==> flow/design.v <==
module ADD_step1
  (
   input  [31:0] floating_point1_in,
   input  [31:0] floating_point2_in,
   output 	 sign_shifted,
   output [25:0] frac_shifted,
   output 	 sign_not_shifted,
   output [25:0] frac_not_shifted,
   output [7:0]  exp_max
   );
   reg  [7:0] 	 unsigned_exp_diff;
   reg 		 cmp_out;  
   wire [31:0] 	 floating_point_shift;
   wire [31:0] 	 floating_point_not_shift;
   reg  [31:0] 	 shifted_floating_point;
   int_compare cmp_exponents (
			      .exp1(floating_point1_in[30:23]), 
			      .exp2(floating_point2_in[30:23]),
			      .u_diff(unsigned_exp_diff),
			      .cmp_out(cmp_out)
			      );
   assign floating_point_shift = cmp_out ? floating_point1_in : floating_point2_in;
   assign floating_point_not_shift = cmp_out ? floating_point2_in : floating_point1_in;
   assign exp_max = cmp_out ? floating_point2_in[30:23] : floating_point1_in[30:23];
   right_shift shift_frac_with_smaller_exp (
	       .fraction({1'b1, floating_point_shift[22:0], 2'b0}),
	       .shift_amount(unsigned_exp_diff),
	       .result(frac_shifted)
	       );
   assign frac_not_shifted = {1'b1, floating_point_not_shift[22:0], 2'b0};
   assign sign_not_shifted = floating_point_not_shift[31];
   assign sign_shifted     = floating_point_shift[31];
endmodule
module ADD_step2
  (
   input  [25:0] frac1,
   input         sign1,
   input  [25:0] frac2,
   input         sign2,
   input  [7:0]  exp_max_in, 
   output        sign_out,
   output [25:0] sum,
   output        carry_out,
   output reg [7:0]  exp_max_out
   );
   reg [26:0] 	 frac1_signed;
   reg [26:0] 	 frac2_signed;
   reg [26:0] 	 sum_signed;
   always_comb begin : exp_max_assignment
      if(sum_signed == 0) exp_max_out = 8'b00000000;
      else exp_max_out = exp_max_in;
   end
   u_to_s change_to_signed1(
			    .sign(sign1),
			    .frac_unsigned(frac1),
			    .frac_signed(frac1_signed)
			    );
   u_to_s change_to_signed2(
			    .sign(sign2),
			    .frac_unsigned(frac2),
			    .frac_signed(frac2_signed)
			    );
  adder_26b add_signed_fracs(
			     .frac1(frac1_signed),
			     .frac2(frac2_signed),
			     .sum(sum_signed),
			     .ovf(carry_out)
			     );
   s_to_u change_to_unsigned(
			     .frac_signed(sum_signed),
			     .sign(sign_out),
			     .frac_unsigned(sum)
			     );
endmodule
module ADD_step3
  (
   input 	 ovf_in,
   input 	 unf_in,
   input 	 dz,  
   input 	 inv,
   input [2:0] 	 frm,
   input [7:0] 	 exponent_max_in,
   input 	 sign_in,
   input [25:0]  frac_in,
   input 	 carry_out,
   output [31:0] floating_point_out,
   output [4:0]  flags
   );
   wire        inexact;
   wire        sign;
   wire [7:0]  exponent;
   wire [22:0] frac;
   assign {sign, exponent, frac} = floating_point_out;
   reg [7:0] exp_minus_shift_amount;
   reg [25:0] shifted_frac;
   reg [7:0]  shifted_amount;
   reg [7:0]  exp_out;
   reg        ovf;
   reg        unf;
   left_shift shift_left (
			  .fraction(frac_in),
			  .result(shifted_frac),
			  .shifted_amount(shifted_amount)
			  );
   subtract SUB (
		 .exp1(exponent_max_in),
		 .shifted_amount(shifted_amount),
		 .result(exp_minus_shift_amount)
		 );
   reg [24:0] round_this;
   always_comb begin
      ovf = 0;
      unf = 0;
      if(carry_out == 1) begin
	 round_this = frac_in[25:1];
	 exp_out    = exponent_max_in + 1;
	 if((exponent_max_in == 8'b11111110) && (~unf_in)) ovf = 1;
      end
      else begin
	 round_this = shifted_frac[24:0];
	 exp_out    = exp_minus_shift_amount;
	 if(({1'b0, exponent_max_in} < shifted_amount) && (~ovf_in)) unf = 1;
      end
   end
   reg [31:0] round_out;
   logic round_flag;
   rounder ROUND (
		  .frm(frm),
		  .sign(sign_in),
		  .exp_in(exp_out),
		  .fraction(round_this),
		  .round_out(round_out),
		  .rounded(round_flag)
		  );
   assign inexact                  = ovf_in | ovf | unf_in | unf | round_flag;
   assign flags                    = {inv, dz, (ovf | ovf_in), (unf | unf_in), inexact};
   assign floating_point_out[31]   = round_out[31];
   assign floating_point_out[30:0] = inv    ? 31'b1111111101111111111111111111111 :
				     ovf_in ? 31'b1111111100000000000000000000000 :
				     ovf    ? 31'b1111111100000000000000000000000 :
				     unf_in ? 31'b0000000000000000000000000000000 :
				     unf    ? 31'b0000000000000000000000000000000 :
				     round_out[30:0];
endmodule
module MUL_step1
  (
   input  [31:0] fp1_in,
   input  [31:0] fp2_in,
   output        sign1,
   output        sign2,
   output [7:0]  exp1,
   output [7:0]  exp2,
   output [25:0] product,
   output        carry_out
   );
   assign sign1 = fp1_in[31];
   assign sign2 = fp2_in[31];
   assign exp1  = fp1_in[30:23];
   assign exp2  = fp2_in[30:23];
   mul_26b MUL (
		.frac_in1({1'b1, fp1_in[22:0], 2'b00}),
		.frac_in2({1'b1, fp2_in[22:0], 2'b00}),
		.frac_out(product),
		.overflow(carry_out)
		);
endmodule  
module MUL_step2
  (
   input        sign1,
   input        sign2,
   input  [7:0] exp1,
   input  [7:0] exp2,
   output       sign_out,
   output [7:0] sum_exp,
   output reg   ovf,
   output reg   unf,
   input        carry
   );
   adder_8b add_EXPs(
		     .carry(carry),
		     .exp1(exp1),
		     .exp2(exp2),
		     .sum(sum_exp),
		     .ovf(ovf),
		     .unf(unf)
		     );
   assign sign_out = sign1 ^ sign2;
endmodule
module int_compare(
	input      [7:0] exp1,
	input      [7:0] exp2,
	output     [7:0] u_diff,
	output reg       cmp_out
);
wire [8:0] u_exp1 = {1'b0, exp1};
wire [8:0] u_exp2 = {1'b0, exp2}; 
reg  [8:0] diff;
assign u_diff = diff[7:0];
always_comb begin 
	diff = u_exp1 - u_exp2;
	case(diff[8]) 
		1'b0: cmp_out = 1'b0;
		1'b1: begin
		      cmp_out = 1'b1; 
		      diff = -diff;
		      end
	endcase
end 
endmodule
module right_shift(
	input      [25:0] fraction,
	input      [7:0]  shift_amount,
	output reg [25:0] result
);
	always_comb begin
		case(shift_amount)
			0 : result = fraction;
			1 : result =  {1'd0, fraction[25:1]}; 
			2 : result =  {2'd0, fraction[25:2]};
			3 : result =  {3'd0, fraction[25:3]};
			4 : result =  {4'd0, fraction[25:4]};
			5 : result =  {5'd0, fraction[25:5]};
			6 : result =  {6'd0, fraction[25:6]};
			7 : result =  {7'd0, fraction[25:7]};
			8 : result =  {8'd0, fraction[25:8]};
			9 : result =  {9'd0, fraction[25:9]};
			10: result = {10'd0, fraction[25:10]}; 
			11: result = {11'd0, fraction[25:11]};
			12: result = {12'd0, fraction[25:12]};
			13: result = {13'd0, fraction[25:13]};
			14: result = {14'd0, fraction[25:14]};
			15: result = {15'd0, fraction[25:15]};
			16: result = {16'd0, fraction[25:16]};
			17: result = {17'd0, fraction[25:17]};
			18: result = {18'd0, fraction[25:18]};
			19: result = {19'd0, fraction[25:19]};
			20: result = {20'd0, fraction[25:20]};
			21: result = {21'd0, fraction[25:21]};
			22: result = {22'd0, fraction[25:22]};
			23: result = {23'd0, fraction[25:23]};
			24: result = {24'd0, fraction[25:24]};
			25: result = {25'd0, fraction[25]};
		   default: result = 26'd0;
	        endcase
	end
endmodule
module u_to_s(
	input             sign,
	input      [25:0] frac_unsigned,
	output reg [26:0] frac_signed
);
always_comb begin
	frac_signed = {1'b0, frac_unsigned};
	if(sign == 1) begin
		frac_signed = -frac_signed;
	end
end
endmodule
module s_to_u(
	input      [26:0] frac_signed,
	output reg        sign,
	output     [25:0] frac_unsigned
);
reg [26:0] rfrac_signed;
assign frac_unsigned = rfrac_signed[25:0];
always_comb begin
        sign = 0;
	rfrac_signed = frac_signed;
	if(frac_signed[26] == 1) begin
		rfrac_signed = -frac_signed;
		sign         = 1;
	end
end
endmodule
module adder_26b(
	input      [26:0] frac1,
	input      [26:0] frac2, 
	output reg [26:0] sum, 
	output reg        ovf
);
always_comb begin 
   sum = frac1 + frac2;
   ovf = 0;
   if(frac1[26] == 1 && frac2[26]== 1 && sum[26] == 0) begin
      ovf = 1;
      sum[26] = 1;
   end
   if(frac1[26] == 0 && frac2[26]== 0 && sum[26] == 1) begin
      ovf = 1;
      sum[26] = 0;
   end
end
endmodule
module mul_26b
(
 input  [25:0] frac_in1,
 input  [25:0] frac_in2,
 output [25:0] frac_out,
 output        overflow
 );
   reg 	[51:0] frac_out_52b;
   assign overflow = frac_out_52b[51];
   assign frac_out = frac_out_52b[50:25];
   always_comb begin : MULTIPLY
      frac_out_52b = frac_in1 * frac_in2;
   end
endmodule   
module adder_8b(
	input carry,
	input [7:0]  exp1,
	input [7:0]  exp2, 
	output [7:0] sum, 
	output 	     ovf,
	output 	     unf
);
   reg [7:0] 	     r_exp1;
   reg [7:0] 	     r_exp2;
   reg [7:0] 	     r_sum;
   always_comb begin
      r_exp1 = exp1 - 8'b10000000;
      r_exp2 = exp2 - 8'b10000000;
      r_sum  = r_exp1 + r_exp2;
   end
   assign sum = (exp1 + exp2) - 8'b10000000;  
   assign ovf = r_sum[7] && ~r_exp1[7] && ~r_exp2[7];
   assign unf = ((carry != 1) || (sum != 8'b11111111)) && (~r_sum[7] && r_exp1[7] && r_exp2[7]);
endmodule
module subtract
(
 input  [7:0] exp1,
 input  [7:0] shifted_amount,
 output [7:0] result
);
   reg [8:0]  u_exp1;
   reg [8:0]  u_shifted_amount;
   reg [8:0]  u_result;
always_comb   begin
   u_exp1           = {1'b0, exp1};
   u_shifted_amount = {1'b0,shifted_amount};
   u_result         = u_exp1 - u_shifted_amount;
end
   assign result = u_result[7:0];
endmodule  
module rounder(
	       input      [2:0]  frm,
	       input 		 sign,
	       input      [7:0]  exp_in,
	       input      [24:0] fraction,
	       output reg [31:0] round_out,
	       output            rounded
	       );
   reg        round_amount;
   localparam RNE = 3'b000;
   localparam RZE = 3'b001;
   localparam RDN = 3'b010;
   localparam RUP = 3'b011;
   localparam RMM = 3'b100;
   always_comb begin
      round_amount = 0;
      if(fraction[24:2] != '1) begin
	 if(frm == RNE) begin
	    if(fraction[1:0] == 2'b11)
	      round_amount = 1;
	 end
	 else if(frm == RZE) begin
	    round_amount = 0;
	 end
	 else if(frm == RDN) begin
	 if(sign == 1 && ((fraction[0] == 1) || (fraction[1] == 1)))
	    round_amount = 1;
	 end
	 else if(frm == RUP) begin
	    if(sign == 0 && ((fraction[0] == 1) || (fraction[1] == 1)))
	      round_amount = 1;
	 end
	 else if(frm == RMM) begin
	    if(fraction[1] == 1)
	      round_amount = 1;
	 end
      end  
   end  
   assign rounded   = round_amount;
   assign round_out = {sign, exp_in, fraction[24:2] + round_amount};
endmodule
module left_shift(
	input      [25:0] fraction,
	output reg [25:0] result,
	output reg [7:0] shifted_amount
);
	always_comb begin
	        result = fraction; 
	        shifted_amount = 0;
		casez(fraction) 
			26'b01????????????????????????: begin result = {fraction[24:0], 1'd0}; shifted_amount = 1;  end
			26'b001???????????????????????: begin result = {fraction[23:0], 2'd0}; shifted_amount = 2;  end
			26'b0001??????????????????????: begin result = {fraction[22:0], 3'd0}; shifted_amount = 3;  end 
			26'b00001?????????????????????: begin result = {fraction[21:0], 4'd0}; shifted_amount = 4;  end
			26'b000001????????????????????: begin result = {fraction[20:0], 5'd0}; shifted_amount = 5;  end
			26'b0000001???????????????????: begin result = {fraction[19:0], 6'd0}; shifted_amount = 6;  end
			26'b00000001??????????????????: begin result = {fraction[18:0], 7'd0}; shifted_amount = 7;  end 
			26'b000000001?????????????????: begin result = {fraction[17:0], 8'd0}; shifted_amount = 8;  end
			26'b0000000001????????????????: begin result = {fraction[16:0], 9'd0}; shifted_amount = 9;  end
			26'b00000000001???????????????: begin result = {fraction[15:0],10'd0}; shifted_amount = 10; end
			26'b000000000001??????????????: begin result = {fraction[14:0],11'd0}; shifted_amount = 11; end
			26'b0000000000001?????????????: begin result = {fraction[13:0],12'd0}; shifted_amount = 12; end
			26'b00000000000001????????????: begin result = {fraction[12:0],13'd0}; shifted_amount = 13; end
			26'b000000000000001???????????: begin result = {fraction[11:0],14'd0}; shifted_amount = 14; end
			26'b0000000000000001??????????: begin result = {fraction[10:0],15'd0}; shifted_amount = 15; end
			26'b00000000000000001?????????: begin result = {fraction[9:0], 16'd0}; shifted_amount = 16; end
			26'b000000000000000001????????: begin result = {fraction[8:0], 17'd0}; shifted_amount = 17; end
			26'b0000000000000000001???????: begin result = {fraction[7:0], 18'd0}; shifted_amount = 18; end
			26'b00000000000000000001??????: begin result = {fraction[6:0], 19'd0}; shifted_amount = 19; end
			26'b000000000000000000001?????: begin result = {fraction[5:0], 20'd0}; shifted_amount = 20; end
			26'b0000000000000000000001????: begin result = {fraction[4:0], 21'd0}; shifted_amount = 21; end
			26'b00000000000000000000001???: begin result = {fraction[3:0], 22'd0}; shifted_amount = 22; end
			26'b000000000000000000000001??: begin result = {fraction[2:0], 23'd0}; shifted_amount = 23; end
			26'b0000000000000000000000001?: begin result = {fraction[1:0], 24'd0}; shifted_amount = 24; end
			26'b00000000000000000000000001: begin result = {fraction[0],   25'd0}; shifted_amount = 25; end
		endcase
	end
endmodule
module FPU_top_level
(
 input 	       clk,
 input 	       nrst,
 input  [31:0] floating_point1,
 input  [31:0] floating_point2,
 input  [2:0]  frm,
 input  [6:0]  funct7,
 output [31:0] floating_point_out,
 output [4:0]  flags
 );
   reg [2:0]   frm2;
   reg [2:0]   frm3;
   reg [6:0]   funct7_2;
   reg [6:0]   funct7_3;
   localparam ADD = 7'b0100000;
   localparam MUL = 7'b0000010;
   reg 	       sign_shifted;
   reg [25:0]  frac_shifted;
   reg 	       sign_not_shifted;
   reg [25:0]  frac_not_shifted;
   reg [7:0]   exp_max;
   reg         mul_sign1;
   reg         mul_sign2;
   reg [7:0]   mul_exp1;
   reg [7:0]   mul_exp2;
   reg [25:0]  product;
   reg         mul_carry_out;
   reg [61:0]  step1_to_step2;
   reg [61:0]  nxt_step1_to_step2;
   reg        add_sign_out;
   reg [25:0] add_sum;
   reg 	      add_carry_out;
   reg [7:0]  add_exp_max;
   reg        mul_sign_out;
   reg [7:0]  sum_exp;
   reg        mul_ovf;
   reg        mul_unf;
   reg        inv;
   reg        inv2;
   reg        inv3;
   reg [37:0] step2_to_step3;
   reg [37:0] nxt_step2_to_step3;
        ADD_step1 addStep1(
			   .floating_point1_in(floating_point1),
			   .floating_point2_in(floating_point2),
			   .sign_shifted(sign_shifted),
			   .frac_shifted(frac_shifted),
			   .sign_not_shifted(sign_not_shifted),
			   .frac_not_shifted(frac_not_shifted),
			   .exp_max(exp_max)
			   );
        MUL_step1 mulStep1(
			   .fp1_in(floating_point1),
			   .fp2_in(floating_point2),
			   .sign1(mul_sign1),
			   .sign2(mul_sign2),
			   .exp1(mul_exp1),
			   .exp2(mul_exp2),
			   .product(product),
			   .carry_out(mul_carry_out)
			   );
   always_comb begin : check_for_invalid_op
      inv = 0;
      if(funct7 == ADD) begin
	 if((floating_point1[30:0] == 31'h7F800000) && 
	    (floating_point2[30:0] == 31'h7F800000) && 
	    (floating_point1[31] ^ floating_point2[31])) begin
	        inv = 1;
	 end
      end
      if(funct7 == MUL) begin
	 if(((floating_point1[30:0] == 31'h00000000)  &&
	     (floating_point2[30:0] == 31'h7F800000)) ||
	    ((floating_point1[30:0] == 31'h7F800000)  &&
	     (floating_point2[30:0] == 31'h00000000))) begin
	        inv = 1;
	 end
      end
   end  
   always_comb begin : select_op_step1to2
      nxt_step1_to_step2 = '0;
      case(funct7)
	ADD: begin
	   nxt_step1_to_step2[61]    = sign_shifted;
	   nxt_step1_to_step2[60:35] = frac_shifted;
	   nxt_step1_to_step2[34]    = sign_not_shifted;
	   nxt_step1_to_step2[33:8]  = frac_not_shifted;
	   nxt_step1_to_step2[7:0]   = exp_max;
	end
	MUL: begin
	   nxt_step1_to_step2[61]    = mul_sign1;
	   nxt_step1_to_step2[60]    = mul_sign2;
           nxt_step1_to_step2[59:52] = mul_exp1;
	   nxt_step1_to_step2[51:44] = mul_exp2;
	   nxt_step1_to_step2[43:18] = product;
	   nxt_step1_to_step2[17]    = mul_carry_out;
	end
      endcase  
   end  
   always_ff @ (posedge clk, negedge nrst) begin : STEP1_to_STEP2
      if(nrst == 0) begin
         frm2           <= 0;
	 step1_to_step2 <= 0;
         funct7_2       <= 0;
	 inv2           <= 0;
      end
      else begin
         frm2           <= frm;
	 step1_to_step2 <= nxt_step1_to_step2;
	 funct7_2       <= funct7;
	 inv2           <= inv;
      end
   end 
	 ADD_step2 add_step2 (
			      .frac1(step1_to_step2[60:35]),     
			      .sign1(step1_to_step2[61]),        
			      .frac2(step1_to_step2[33:8]),      
			      .sign2(step1_to_step2[34]),        
			      .exp_max_in(step1_to_step2[7:0]),  
			      .sign_out(add_sign_out),
			      .sum(add_sum),
			      .carry_out(add_carry_out),
			      .exp_max_out(add_exp_max)
			      );
         MUL_step2 mul_step2 (
			      .sign1(step1_to_step2[61]),    
			      .sign2(step1_to_step2[60]),    
			      .exp1(step1_to_step2[59:52]),  
			      .exp2(step1_to_step2[51:44]),  
			      .sign_out(mul_sign_out),
			      .sum_exp(sum_exp),
			      .ovf(mul_ovf),
			      .unf(mul_unf),
			      .carry(step1_to_step2[17])
			      );
   always_comb begin : select_op_step2to3
      nxt_step2_to_step3 = '0;
      case(funct7_2)
	ADD: begin
	   nxt_step2_to_step3[37:36]= 2'b00;
	   nxt_step2_to_step3[35]   = add_sign_out;
	   nxt_step2_to_step3[34:9] = add_sum;
	   nxt_step2_to_step3[8]    = add_carry_out;
	   nxt_step2_to_step3[7:0]  = add_exp_max;
	end
	MUL: begin
	   nxt_step2_to_step3[37]   = mul_ovf;
       	   nxt_step2_to_step3[36]   = mul_unf;	      
	   nxt_step2_to_step3[35]   = mul_sign_out;
	   nxt_step2_to_step3[34:9] = step1_to_step2[43:18];  
	   nxt_step2_to_step3[8]    = step1_to_step2[17];     
	   nxt_step2_to_step3[7:0]  = sum_exp;
	end
      endcase  
   end  
   always_ff @ (posedge clk, negedge nrst) begin : STEP2_to_STEP3
      if(nrst == 0) begin
	 funct7_3       <= 0;
         step2_to_step3 <= 0;
	 frm3           <= 0;
	 inv3           <= 0;
      end
      else begin
	 funct7_3       <= funct7_2;
	 step2_to_step3 <= nxt_step2_to_step3;
	 frm3           <= frm2;
	 inv3           <= inv2;
      end 
   end  
   reg o;
   always_comb begin
      if((step2_to_step3[7:0] == 8'b11111111) && (step2_to_step3[36] == 1'b0) && (step2_to_step3[8] == 0)) o = 1;
      else o = step2_to_step3[37]; 
   end
   ADD_step3 step3 (
		    .ovf_in(o),
		    .unf_in(step2_to_step3[36]),
		    .dz(1'b0),
		    .inv(inv3),
		    .frm(frm3),
		    .exponent_max_in(step2_to_step3[7:0]),
		    .sign_in(step2_to_step3[35]),
		    .frac_in(step2_to_step3[34:9]),
		    .carry_out(step2_to_step3[8]),
		    .floating_point_out(floating_point_out),
		    .flags(flags)
		    );
 endmodule
* From RTL to reports: FPU_top_level
Each step is given for the RTL above and for the edited RTL.
Lines under "unedited" count in the file above, lines under "edited" in the edited file.
"change": "edited" minus "unedited" as printed here.
Cell names lack the library's common part.
A cell with n/a has no value.
- Top :: FPU_top_level
- Clock input :: clk
- Standard-cell library :: sky130hd
- Library corner :: tt_025C_1v80

* The edit
The edit as a unified diff against the file above.
This change comes from a script, not from a designer. The edited design behaves differently; no optimisation was intended.
#+begin_src diff
@@ -523,5 +523,4 @@
       if(nrst == 0) begin
          frm2           <= 0;
-	 step1_to_step2 <= 0;
          funct7_2       <= 0;
 	 inv2           <= 0;
@@ -529,9 +528,9 @@
       else begin
          frm2           <= frm;
-	 step1_to_step2 <= nxt_step1_to_step2;
 	 funct7_2       <= funct7;
 	 inv2           <= inv;
       end
    end 
+   always_comb step1_to_step2 = nxt_step1_to_step2;
 	 ADD_step2 add_step2 (
 			      .frac1(step1_to_step2[60:35]),     
#+end_src

* Elaborated design
Yosys after proc, flatten, opt, wreduce and memory -nomap, before mapping. Enables and synchronous resets that opt folds into registers are not counted as muxes. Memory bits, and registers merged into a memory's read port (data or address), are not among the register bits. Print and check cells are not counted. Equal cells are merged and count once.
** Storage and ports
- register bits after elaboration :: unedited 115, edited 53, change -62
- bits of input ports :: unedited 76, edited 76, change 0
- output and inout bits :: unedited 37, edited 37, change 0
- word-level cells :: unedited 193, edited 192, change -1
** Operators by class
- add/subtract/negate cells :: unedited 14, edited 14, change 0
- multipliers :: unedited 1, edited 1, change 0
- $lt $le $gt $ge :: unedited 1, edited 1, change 0
- equal/unequal tests :: unedited 65, edited 65, change 0
- multiplexer cells :: unedited 59, edited 59, change 0
- bitwise operators :: unedited 19, edited 19, change 0
- reductions and logical operators :: unedited 27, edited 27, change 0
** Operator list
- two-way mux 1 bit :: unedited 26, edited 26, change 0
- logical AND 1 bit :: unedited 19, edited 19, change 0
- NOT 1 bit :: unedited 12, edited 12, change 0
- equality test 8 x 5 -> 1 bit with constant B :: unedited 10, edited 10, change 0
- equality test 8 x 4 -> 1 bit with constant B :: unedited 8, edited 8, change 0
- parallel mux 1 bit (select 2 bit) :: unedited 7, edited 7, change 0
- two-way mux 31 bit :: unedited 5, edited 5, change 0
- OR 1 bit :: unedited 5, edited 5, change 0
- equality test 8 x 3 -> 1 bit with constant B :: unedited 4, edited 4, change 0
- two-way mux 8 bit :: unedited 4, edited 4, change 0
- parallel mux 8 bit (select 2 bit) :: unedited 4, edited 4, change 0
- logical OR 1 bit :: unedited 3, edited 3, change 0
- subtractor 8 bit with constant B :: unedited 3, edited 3, change 0
- adder 8 bit :: unedited 2, edited 2, change 0
- equality test 3 x 1 -> 1 bit with constant B :: unedited 2, edited 2, change 0
- equality test 3 x 2 -> 1 bit with constant B :: unedited 2, edited 2, change 0
- equality test 31 bit with constant B :: unedited 2, edited 2, change 0
- equality test 7 x 2 -> 1 bit with constant B :: unedited 2, edited 2, change 0
- equality test 7 x 6 -> 1 bit with constant B :: unedited 2, edited 2, change 0
- equality test 8 x 1 -> 1 bit with constant B :: unedited 2, edited 2, change 0
- equality test 8 x 2 -> 1 bit with constant B :: unedited 2, edited 2, change 0
- equality test 8 bit with constant B :: unedited 2, edited 2, change 0
- logical NOT 31 bit :: unedited 2, edited 2, change 0
- two-way mux 27 bit :: unedited 2, edited 2, change 0
- two-way mux 32 bit :: unedited 2, edited 2, change 0
- negation 26 -> 27 bit :: unedited 2, edited 2, change 0
- XOR 1 bit :: unedited 2, edited 2, change 0
- adder 23 x 1 -> 23 bit :: unedited 1, edited 1, change 0
Not every row of either side is listed.

* Logic depth
Yosys ltp: most cells in a row. Word level: on the elaborated netlist, between registers, memories and ports. Mapped: between sequential cells and ports; inverters and the memories' decode and read muxes count.
** Depth
- depth after elaboration :: unedited 17, edited 17, change 0
- ABC_AREA :: unedited 0, edited 0
- depth in mapped cells :: unedited 29, edited 50, change +21
- depth with buffers taken out :: unedited 27, edited 46, change +19

* Mapped cells and area
Yosys stat after the flow's synthesis: flattened, memories mapped to cells. It holds for the ABC_AREA given above (unset counts as 0); a run with the other value may have another netlist.
** Synthesis totals
- cells in the netlist :: unedited 4220, edited 4351, change +131
- mapped area (mm^2) :: unedited 0.0336723, edited 0.0332769, change -0.0003954
- sequential area (mm^2) :: unedited 0.0028277, edited 0.0013263, change -0.0015014
- flip-flops :: unedited 113, edited 53, change -60
- buffer cells :: unedited 313, edited 316, change +3
** Cells by type
- a21oi_1 :: unedited 156, edited 267, change +111
- dfrtp_1 :: unedited 113, edited 53, change -60
- o22ai_1 :: unedited 128, edited 70, change -58
- a21o_1 :: unedited 30, edited 73, change +43
- o21ai_0 :: unedited 171, edited 132, change -39
- nor2_1 :: unedited 170, edited 197, change +27
- buf_1 :: unedited 10, edited 29, change +19
- a31oi_1 :: unedited 28, edited 46, change +18
- clkbuf_1 :: unedited 286, edited 270, change -16
- nand4_1 :: unedited 30, edited 46, change +16
- or4_1 :: unedited 25, edited 9, change -16
- nand2b_1 :: unedited 32, edited 17, change -15
- and3_1 :: unedited 15, edited 30, change +15
- a221oi_1 :: unedited 19, edited 33, change +14
- inv_1 :: unedited 637, edited 648, change +11
- nand2_1 :: unedited 518, edited 529, change +11
- o211ai_1 :: unedited 26, edited 37, change +11
- nand3b_1 :: unedited 24, edited 13, change -11
Not every row of either side is listed.
The figures by module come from a second, unflattened synthesis with its own total; it is not the netlist above.
** Unflattened totals
- cells (unflattened synthesis) :: unedited 4545, edited 4570, change +25
- area (unflattened synthesis) (mm^2) :: unedited 0.0391776, edited 0.0381153, change -0.0010623
Each row is one instance without its submodules.
** Modules, unedited
- mul_26b :: instances 1, cells 2323, area 0.0211978 mm^2, sequential area 0 mm^2
- FPU_top_level :: instances 1, cells 279, area 0.0041077 mm^2, sequential area 0.0028778 mm^2
- left_shift :: instances 1, cells 539, area 0.0032193 mm^2, sequential area 0 mm^2
- right_shift :: instances 1, cells 460, area 0.0030792 mm^2, sequential area 0 mm^2
- adder_26b :: instances 1, cells 203, area 0.0014476 mm^2, sequential area 0 mm^2
- u_to_s :: instances 2, cells 86, area 0.0006782 mm^2, sequential area 0 mm^2
- ADD_step3 :: instances 1, cells 131, area 0.0010648 mm^2, sequential area 0 mm^2
- ADD_step1 :: instances 1, cells 67, area 0.0008721 mm^2, sequential area 0 mm^2
- s_to_u :: instances 1, cells 76, area 0.0006018 mm^2, sequential area 0 mm^2
- rounder :: instances 1, cells 80, area 0.0005768 mm^2, sequential area 0 mm^2
- adder_8b :: instances 1, cells 59, area 0.0005167 mm^2, sequential area 0 mm^2
- int_compare :: instances 1, cells 68, area 0.0004855 mm^2, sequential area 0 mm^2
- subtract :: instances 1, cells 48, area 0.0003278 mm^2, sequential area 0 mm^2
- ADD_step2 :: instances 1, cells 19, area 0.0001727 mm^2, sequential area 0 mm^2
unedited: Further modules, not shown: 2.
** Modules, edited
- mul_26b :: instances 1, cells 2411, area 0.0215557 mm^2, sequential area 0 mm^2
- left_shift :: instances 1, cells 539, area 0.0032193 mm^2, sequential area 0 mm^2
- right_shift :: instances 1, cells 460, area 0.0030792 mm^2, sequential area 0 mm^2
- FPU_top_level :: instances 1, cells 216, area 0.0026876 mm^2, sequential area 0.0013263 mm^2
- adder_26b :: instances 1, cells 203, area 0.0014476 mm^2, sequential area 0 mm^2
- u_to_s :: instances 2, cells 86, area 0.0006782 mm^2, sequential area 0 mm^2
- ADD_step3 :: instances 1, cells 131, area 0.0010648 mm^2, sequential area 0 mm^2
- ADD_step1 :: instances 1, cells 67, area 0.0008721 mm^2, sequential area 0 mm^2
- s_to_u :: instances 1, cells 76, area 0.0006018 mm^2, sequential area 0 mm^2
- rounder :: instances 1, cells 80, area 0.0005768 mm^2, sequential area 0 mm^2
- adder_8b :: instances 1, cells 59, area 0.0005167 mm^2, sequential area 0 mm^2
- int_compare :: instances 1, cells 68, area 0.0004855 mm^2, sequential area 0 mm^2
- subtract :: instances 1, cells 48, area 0.0003278 mm^2, sequential area 0 mm^2
- ADD_step2 :: instances 1, cells 19, area 0.0001727 mm^2, sequential area 0 mm^2
edited: Further modules, not shown: 2.

* Timing after synthesis
Path of least setup slack by OpenSTA after synthesis, without wires, with an ideal clock, recovery checks aside; 20% of the period is set as input and as output delay. Where synthesis merged equal registers, the netlist keeps one of their names.
** Timing path after synthesis
- path kind :: unedited input-to-reg, edited input-to-reg
- from :: unedited input port floating_point2[4], edited input port floating_point1[21]
- to :: unedited register step1_to_step2[17], edited register step2_to_step3[20]
- period (ps) :: unedited 10000, edited 10000, change 0
- input delay (ps) :: unedited 2000, edited 2000, change 0
- library setup time (ps) :: unedited 138, edited 141, change +3
- launch time at the first pin (ps) :: unedited 2000, edited 2000, change 0
- data arrival time (ps) :: unedited 8737, edited 12930, change +4193
- required time (ps) :: unedited 9862, edited 9859, change -3
- setup slack (ps) :: unedited 1125, edited -3071, change -4196
- path delay (ps) :: unedited 6875, edited 11071, change +4196
- stages :: unedited 29, edited 48, change +19
- path buffers :: unedited 2, edited 5, change +3
- period reached after synthesis (ps) :: unedited 8875, edited 13071, change +4196
"path delay" is the arrival time less input delay plus setup time.
"stages": output pins that drive a net of the path, with the launching flip-flop's if there is one; two outputs of one cell count as two.
"period reached after synthesis" is the clock period less the worst setup slack; recovery checks do not enter. This is arithmetic on one report: input and output delays are still those of the set period (20% each).
The rows between start and end are the longest chain of elaborated cells between them; the timing report does not say that the signal goes this way. Where chains are equally long, one stands for them.
Each line given opens the expression or statement behind the cell; cells for indexed reads and writes are added by Yosys, which also makes memories of some case tables.
On the way, after synthesis, unedited:
- Path through :: clkbuf_1 -> clkbuf_1 -> nand2_1 -> fa_1 -> inv_1 -> fa_1 -> inv_1 -> fa_1 -> inv_1 -> fa_1 -> inv_1 -> fa_1 -> inv_1 -> fa_1 -> inv_1 -> fa_1 -> inv_1 -> ha_1 -> a211oi_1 -> o211ai_1 -> nand2_1 -> o21ai_0 -> o21ai_0 -> o211ai_1 -> a2111oi_0 -> o31ai_1 -> a21oi_1 -> xnor2_1 -> o22ai_1
- Cells in the longest elaborated chain :: 2
- Elaborated cells between the ends (all ways) :: 2
- RTL lines with such cells :: 2
- Those cells by class :: 1 x mul; 1 x mux
** RTL lines, path after synthesis, unedited
- start, declared :: line 427 : input  [31:0] floating_point2,
- multiplier 24 x 24 -> 48 bit :: line 305 : frac_out_52b = frac_in1 * frac_in2;
- parallel mux 1 bit (select 2 bit) :: line 504 : case(funct7)
- end, assigned :: line 525 : step1_to_step2 <= 0;
- end, assigned :: line 531 : step1_to_step2 <= nxt_step1_to_step2;
- end, declared :: line 450 : reg [61:0]  step1_to_step2;
On the way, after synthesis, edited:
- Path through :: clkbuf_1 -> clkbuf_1 -> clkbuf_1 -> nand2_1 -> fa_1 -> inv_1 -> fa_1 -> inv_1 -> fa_1 -> fa_1 -> inv_1 -> fa_1 -> fa_1 -> inv_1 -> fa_1 -> inv_1 -> ha_1 -> nand4_1 -> [12 not listed] -> ha_1 -> a21o_1 -> a21oi_1 -> o21a_1 -> and3_1 -> a211oi_1 -> o31ai_1 -> nor2b_1 -> o21bai_1 -> a21o_1 -> a21o_1 -> a21o_1 -> fa_1 -> clkbuf_1 -> buf_1 -> a31oi_1 -> xnor2_1 -> o22ai_1
- Cells in the longest elaborated chain :: 13
- Elaborated cells between the ends (all ways) :: 27
- RTL lines with such cells :: 13
- Those cells by class :: 4 x add/sub; 1 x mul; 15 x mux; 3 x logic; 4 x reduce/logical
** RTL lines, path after synthesis, edited
- start, declared :: line 426 : input  [31:0] floating_point1,
- two-way mux 32 bit :: line 22 : assign floating_point_shift = cmp_out ? floating_point1_in : floating_point2_in;
- parallel mux 26 bit (select 26 bit) :: line 216 : case(shift_amount)
- parallel mux 9 bit (select 2 bit) :: line 504 : case(funct7)
- negation 26 -> 27 bit :: line 255 : frac_signed = -frac_signed;
- two-way mux 27 bit :: line 254 : if(sign == 1) begin
- adder 27 bit :: line 282 : sum = frac1 + frac2;
- NOT 1 bit :: line 284 : if(frac1[26] == 1 && frac2[26]== 1 && sum[26] == 0) begin
- logical AND 1 bit :: line 284
- two-way mux 1 bit :: line 284
- logical AND 1 bit :: line 288 : if(frac1[26] == 0 && frac2[26]== 0 && sum[26] == 1) begin
- two-way mux 1 bit :: line 288
- two-way mux 26 bit :: line 269 : if(frac_signed[26] == 1) begin
- parallel mux 26 bit (select 2 bit) :: line 559 : case(funct7_2)
- end, assigned :: line 580 : step2_to_step3 <= 0;
- end, assigned :: line 586 : step2_to_step3 <= nxt_step2_to_step3;
- end, declared :: line 463 : reg [37:0] step2_to_step3;

* Path in the finished layout
Path of least setup slack in the final report of each run of set A (OpenROAD, finished layout, wires in). Where an end is a register, its clock arrival counts in the times.
The path's times are printed in steps of 10 ps; the period is the one set.
** Timing path after layout
- path kind :: unedited input-to-reg, edited input-to-reg
- from :: unedited input port floating_point2[1], edited input port floating_point1[10]
- to :: unedited register step1_to_step2[34], edited register step2_to_step3[28]
- period (ps) :: unedited 10000, edited 10000, change 0
- input delay (ps) :: unedited 2000, edited 2000, change 0
- library setup time (ps) :: unedited 130, edited 130, change 0
- launch time at the first pin (ps) :: unedited 2000, edited 2000, change 0
- data arrival time (ps) :: unedited 9480, edited 12500, change +3020
- required time (ps) :: unedited 10300, edited 10160, change -140
- setup slack (ps) :: unedited 810, edited -2340, change -3150
- stages :: unedited 26, edited 47, change +21
- path buffers :: unedited 3, edited 6, change +3
The rows between start and end are the longest chain of elaborated cells between them; the timing report does not say that the signal goes this way. Where chains are equally long, one stands for them.
On the way, after layout, unedited:
- Path through :: clkdlybuf4s50_1 -> buf_4 -> nand2_1 -> fa_1 -> inv_1 -> fa_1 -> inv_1 -> fa_1 -> fa_1 -> inv_1 -> fa_1 -> fa_1 -> inv_1 -> fa_1 -> inv_1 -> ha_1 -> nand3_1 -> or2_2 -> nor4b_1 -> o21ai_0 -> buf_4 -> o21ai_0 -> or3_1 -> a21bo_2 -> xor2_1 -> o22ai_1
- Cells in the longest elaborated chain :: 2
- Elaborated cells between the ends (all ways) :: 2
- RTL lines with such cells :: 2
- Those cells by class :: 1 x mul; 1 x mux
** RTL lines, path after layout, unedited
- start, declared :: line 427 : input  [31:0] floating_point2,
- multiplier 24 x 24 -> 48 bit :: line 305 : frac_out_52b = frac_in1 * frac_in2;
- parallel mux 1 bit (select 2 bit) :: line 504 : case(funct7)
- end, assigned :: line 525 : step1_to_step2 <= 0;
- end, assigned :: line 531 : step1_to_step2 <= nxt_step1_to_step2;
- end, declared :: line 450 : reg [61:0]  step1_to_step2;
On the way, after layout, edited:
- Path through :: clkbuf_2 -> buf_12 -> buf_4 -> and2_1 -> fa_1 -> inv_1 -> fa_1 -> inv_1 -> fa_1 -> fa_1 -> fa_1 -> fa_1 -> inv_1 -> fa_1 -> inv_1 -> ha_4 -> nand4_1 -> nor4_4 -> [11 not listed] -> xnor2_2 -> ha_1 -> a21o_1 -> a21oi_2 -> o21a_1 -> and3_4 -> a211oi_4 -> o31ai_2 -> nor2b_2 -> o21bai_1 -> a21o_1 -> a21o_1 -> a21o_1 -> fa_2 -> clkbuf_16 -> a41oi_2 -> xor2_1 -> o22ai_1
- Cells in the longest elaborated chain :: 13
- Elaborated cells between the ends (all ways) :: 26
- RTL lines with such cells :: 13
- Those cells by class :: 4 x add/sub; 1 x mul; 14 x mux; 3 x logic; 4 x reduce/logical
** RTL lines, path after layout, edited
- start, declared :: line 426 : input  [31:0] floating_point1,
- two-way mux 32 bit :: line 22 : assign floating_point_shift = cmp_out ? floating_point1_in : floating_point2_in;
- parallel mux 26 bit (select 26 bit) :: line 216 : case(shift_amount)
- parallel mux 9 bit (select 2 bit) :: line 504 : case(funct7)
- negation 26 -> 27 bit :: line 255 : frac_signed = -frac_signed;
- two-way mux 27 bit :: line 254 : if(sign == 1) begin
- adder 27 bit :: line 282 : sum = frac1 + frac2;
- NOT 1 bit :: line 284 : if(frac1[26] == 1 && frac2[26]== 1 && sum[26] == 0) begin
- logical AND 1 bit :: line 284
- two-way mux 1 bit :: line 284
- logical AND 1 bit :: line 288 : if(frac1[26] == 0 && frac2[26]== 0 && sum[26] == 1) begin
- two-way mux 1 bit :: line 288
- two-way mux 26 bit :: line 269 : if(frac_signed[26] == 1) begin
- parallel mux 26 bit (select 2 bit) :: line 559 : case(funct7_2)
- end, assigned :: line 580 : step2_to_step3 <= 0;
- end, assigned :: line 586 : step2_to_step3 <= nxt_step2_to_step3;
- end, declared :: line 463 : reg [37:0] step2_to_step3;

* Measured runs
Runs of the flow (Yosys, OpenROAD) on both versions; the two runs of a pair have the same settings. The constraints put input and output delay at 20% of the set period each and load the outputs with 0.01 pF.
Flow settings, set A:
- CORE_UTILIZATION :: 40
- period_ns :: 10.0
- CAP_MARGIN :: 20
- CORE_MARGIN :: 2
- SLEW_MARGIN :: 20
** Results, set A
- synthesized cell area (mm^2) :: unedited 0.0336723, edited 0.0332769, change -0.0003954
- area of the die (mm^2) :: unedited 0.0865183, edited 0.0855153, change -0.0010030
- standard-cell area after layout (mm^2) :: unedited 0.0370355, edited 0.0446553, change +0.0076198
- utilization (%) :: unedited 44.3, edited 54.3, change +10.0
- setup slack of the critical path (ps) :: unedited 815, edited -2337, change -3152
- setup TNS (ps) :: unedited 0, edited -79300, change -79300
- final worst hold slack (ps) :: unedited 353, edited 352, change -1
- clock period achieved (ps) :: unedited 9185, edited 12337, change +3152
Flow settings, set B:
- CELL_PAD_IN_SITES_GLOBAL_PLACEMENT :: 0
- CORE_UTILIZATION :: 48
- CTS_CLUSTER_DIAMETER :: 208
- CTS_CLUSTER_SIZE :: 99
- GPL_TIMING_DRIVEN :: 1
- MAX_ROUTING_LAYER :: met4
- PLACE_DENSITY_LB_ADDON :: 0.04
- SETUP_SLACK_MARGIN :: -1.64
- period_ns :: 16.5
- CAP_MARGIN :: 20
- CORE_MARGIN :: 2
- SLEW_MARGIN :: 20
** Results, set B
- synthesized cell area (mm^2) :: unedited 0.0336723, edited 0.0332769, change -0.0003954
- area of the die (mm^2) :: unedited 0.0722857, edited 0.0714493, change -0.0008364
- standard-cell area after layout (mm^2) :: unedited 0.036201, edited 0.0359945, change -0.0002065
- utilization (%) :: unedited 51.9, edited 52.5, change +0.6
- setup slack of the critical path (ps) :: unedited 4691, edited 833, change -3858
- setup TNS (ps) :: unedited 0, edited 0, change 0
- final worst hold slack (ps) :: unedited 353, edited 350, change -3
- clock period achieved (ps) :: unedited 11809, edited 15667, change +3858
"clock period achieved" = clock period - worst setup slack. The figure is calculated, with input and output delays left at 20% of the set period.
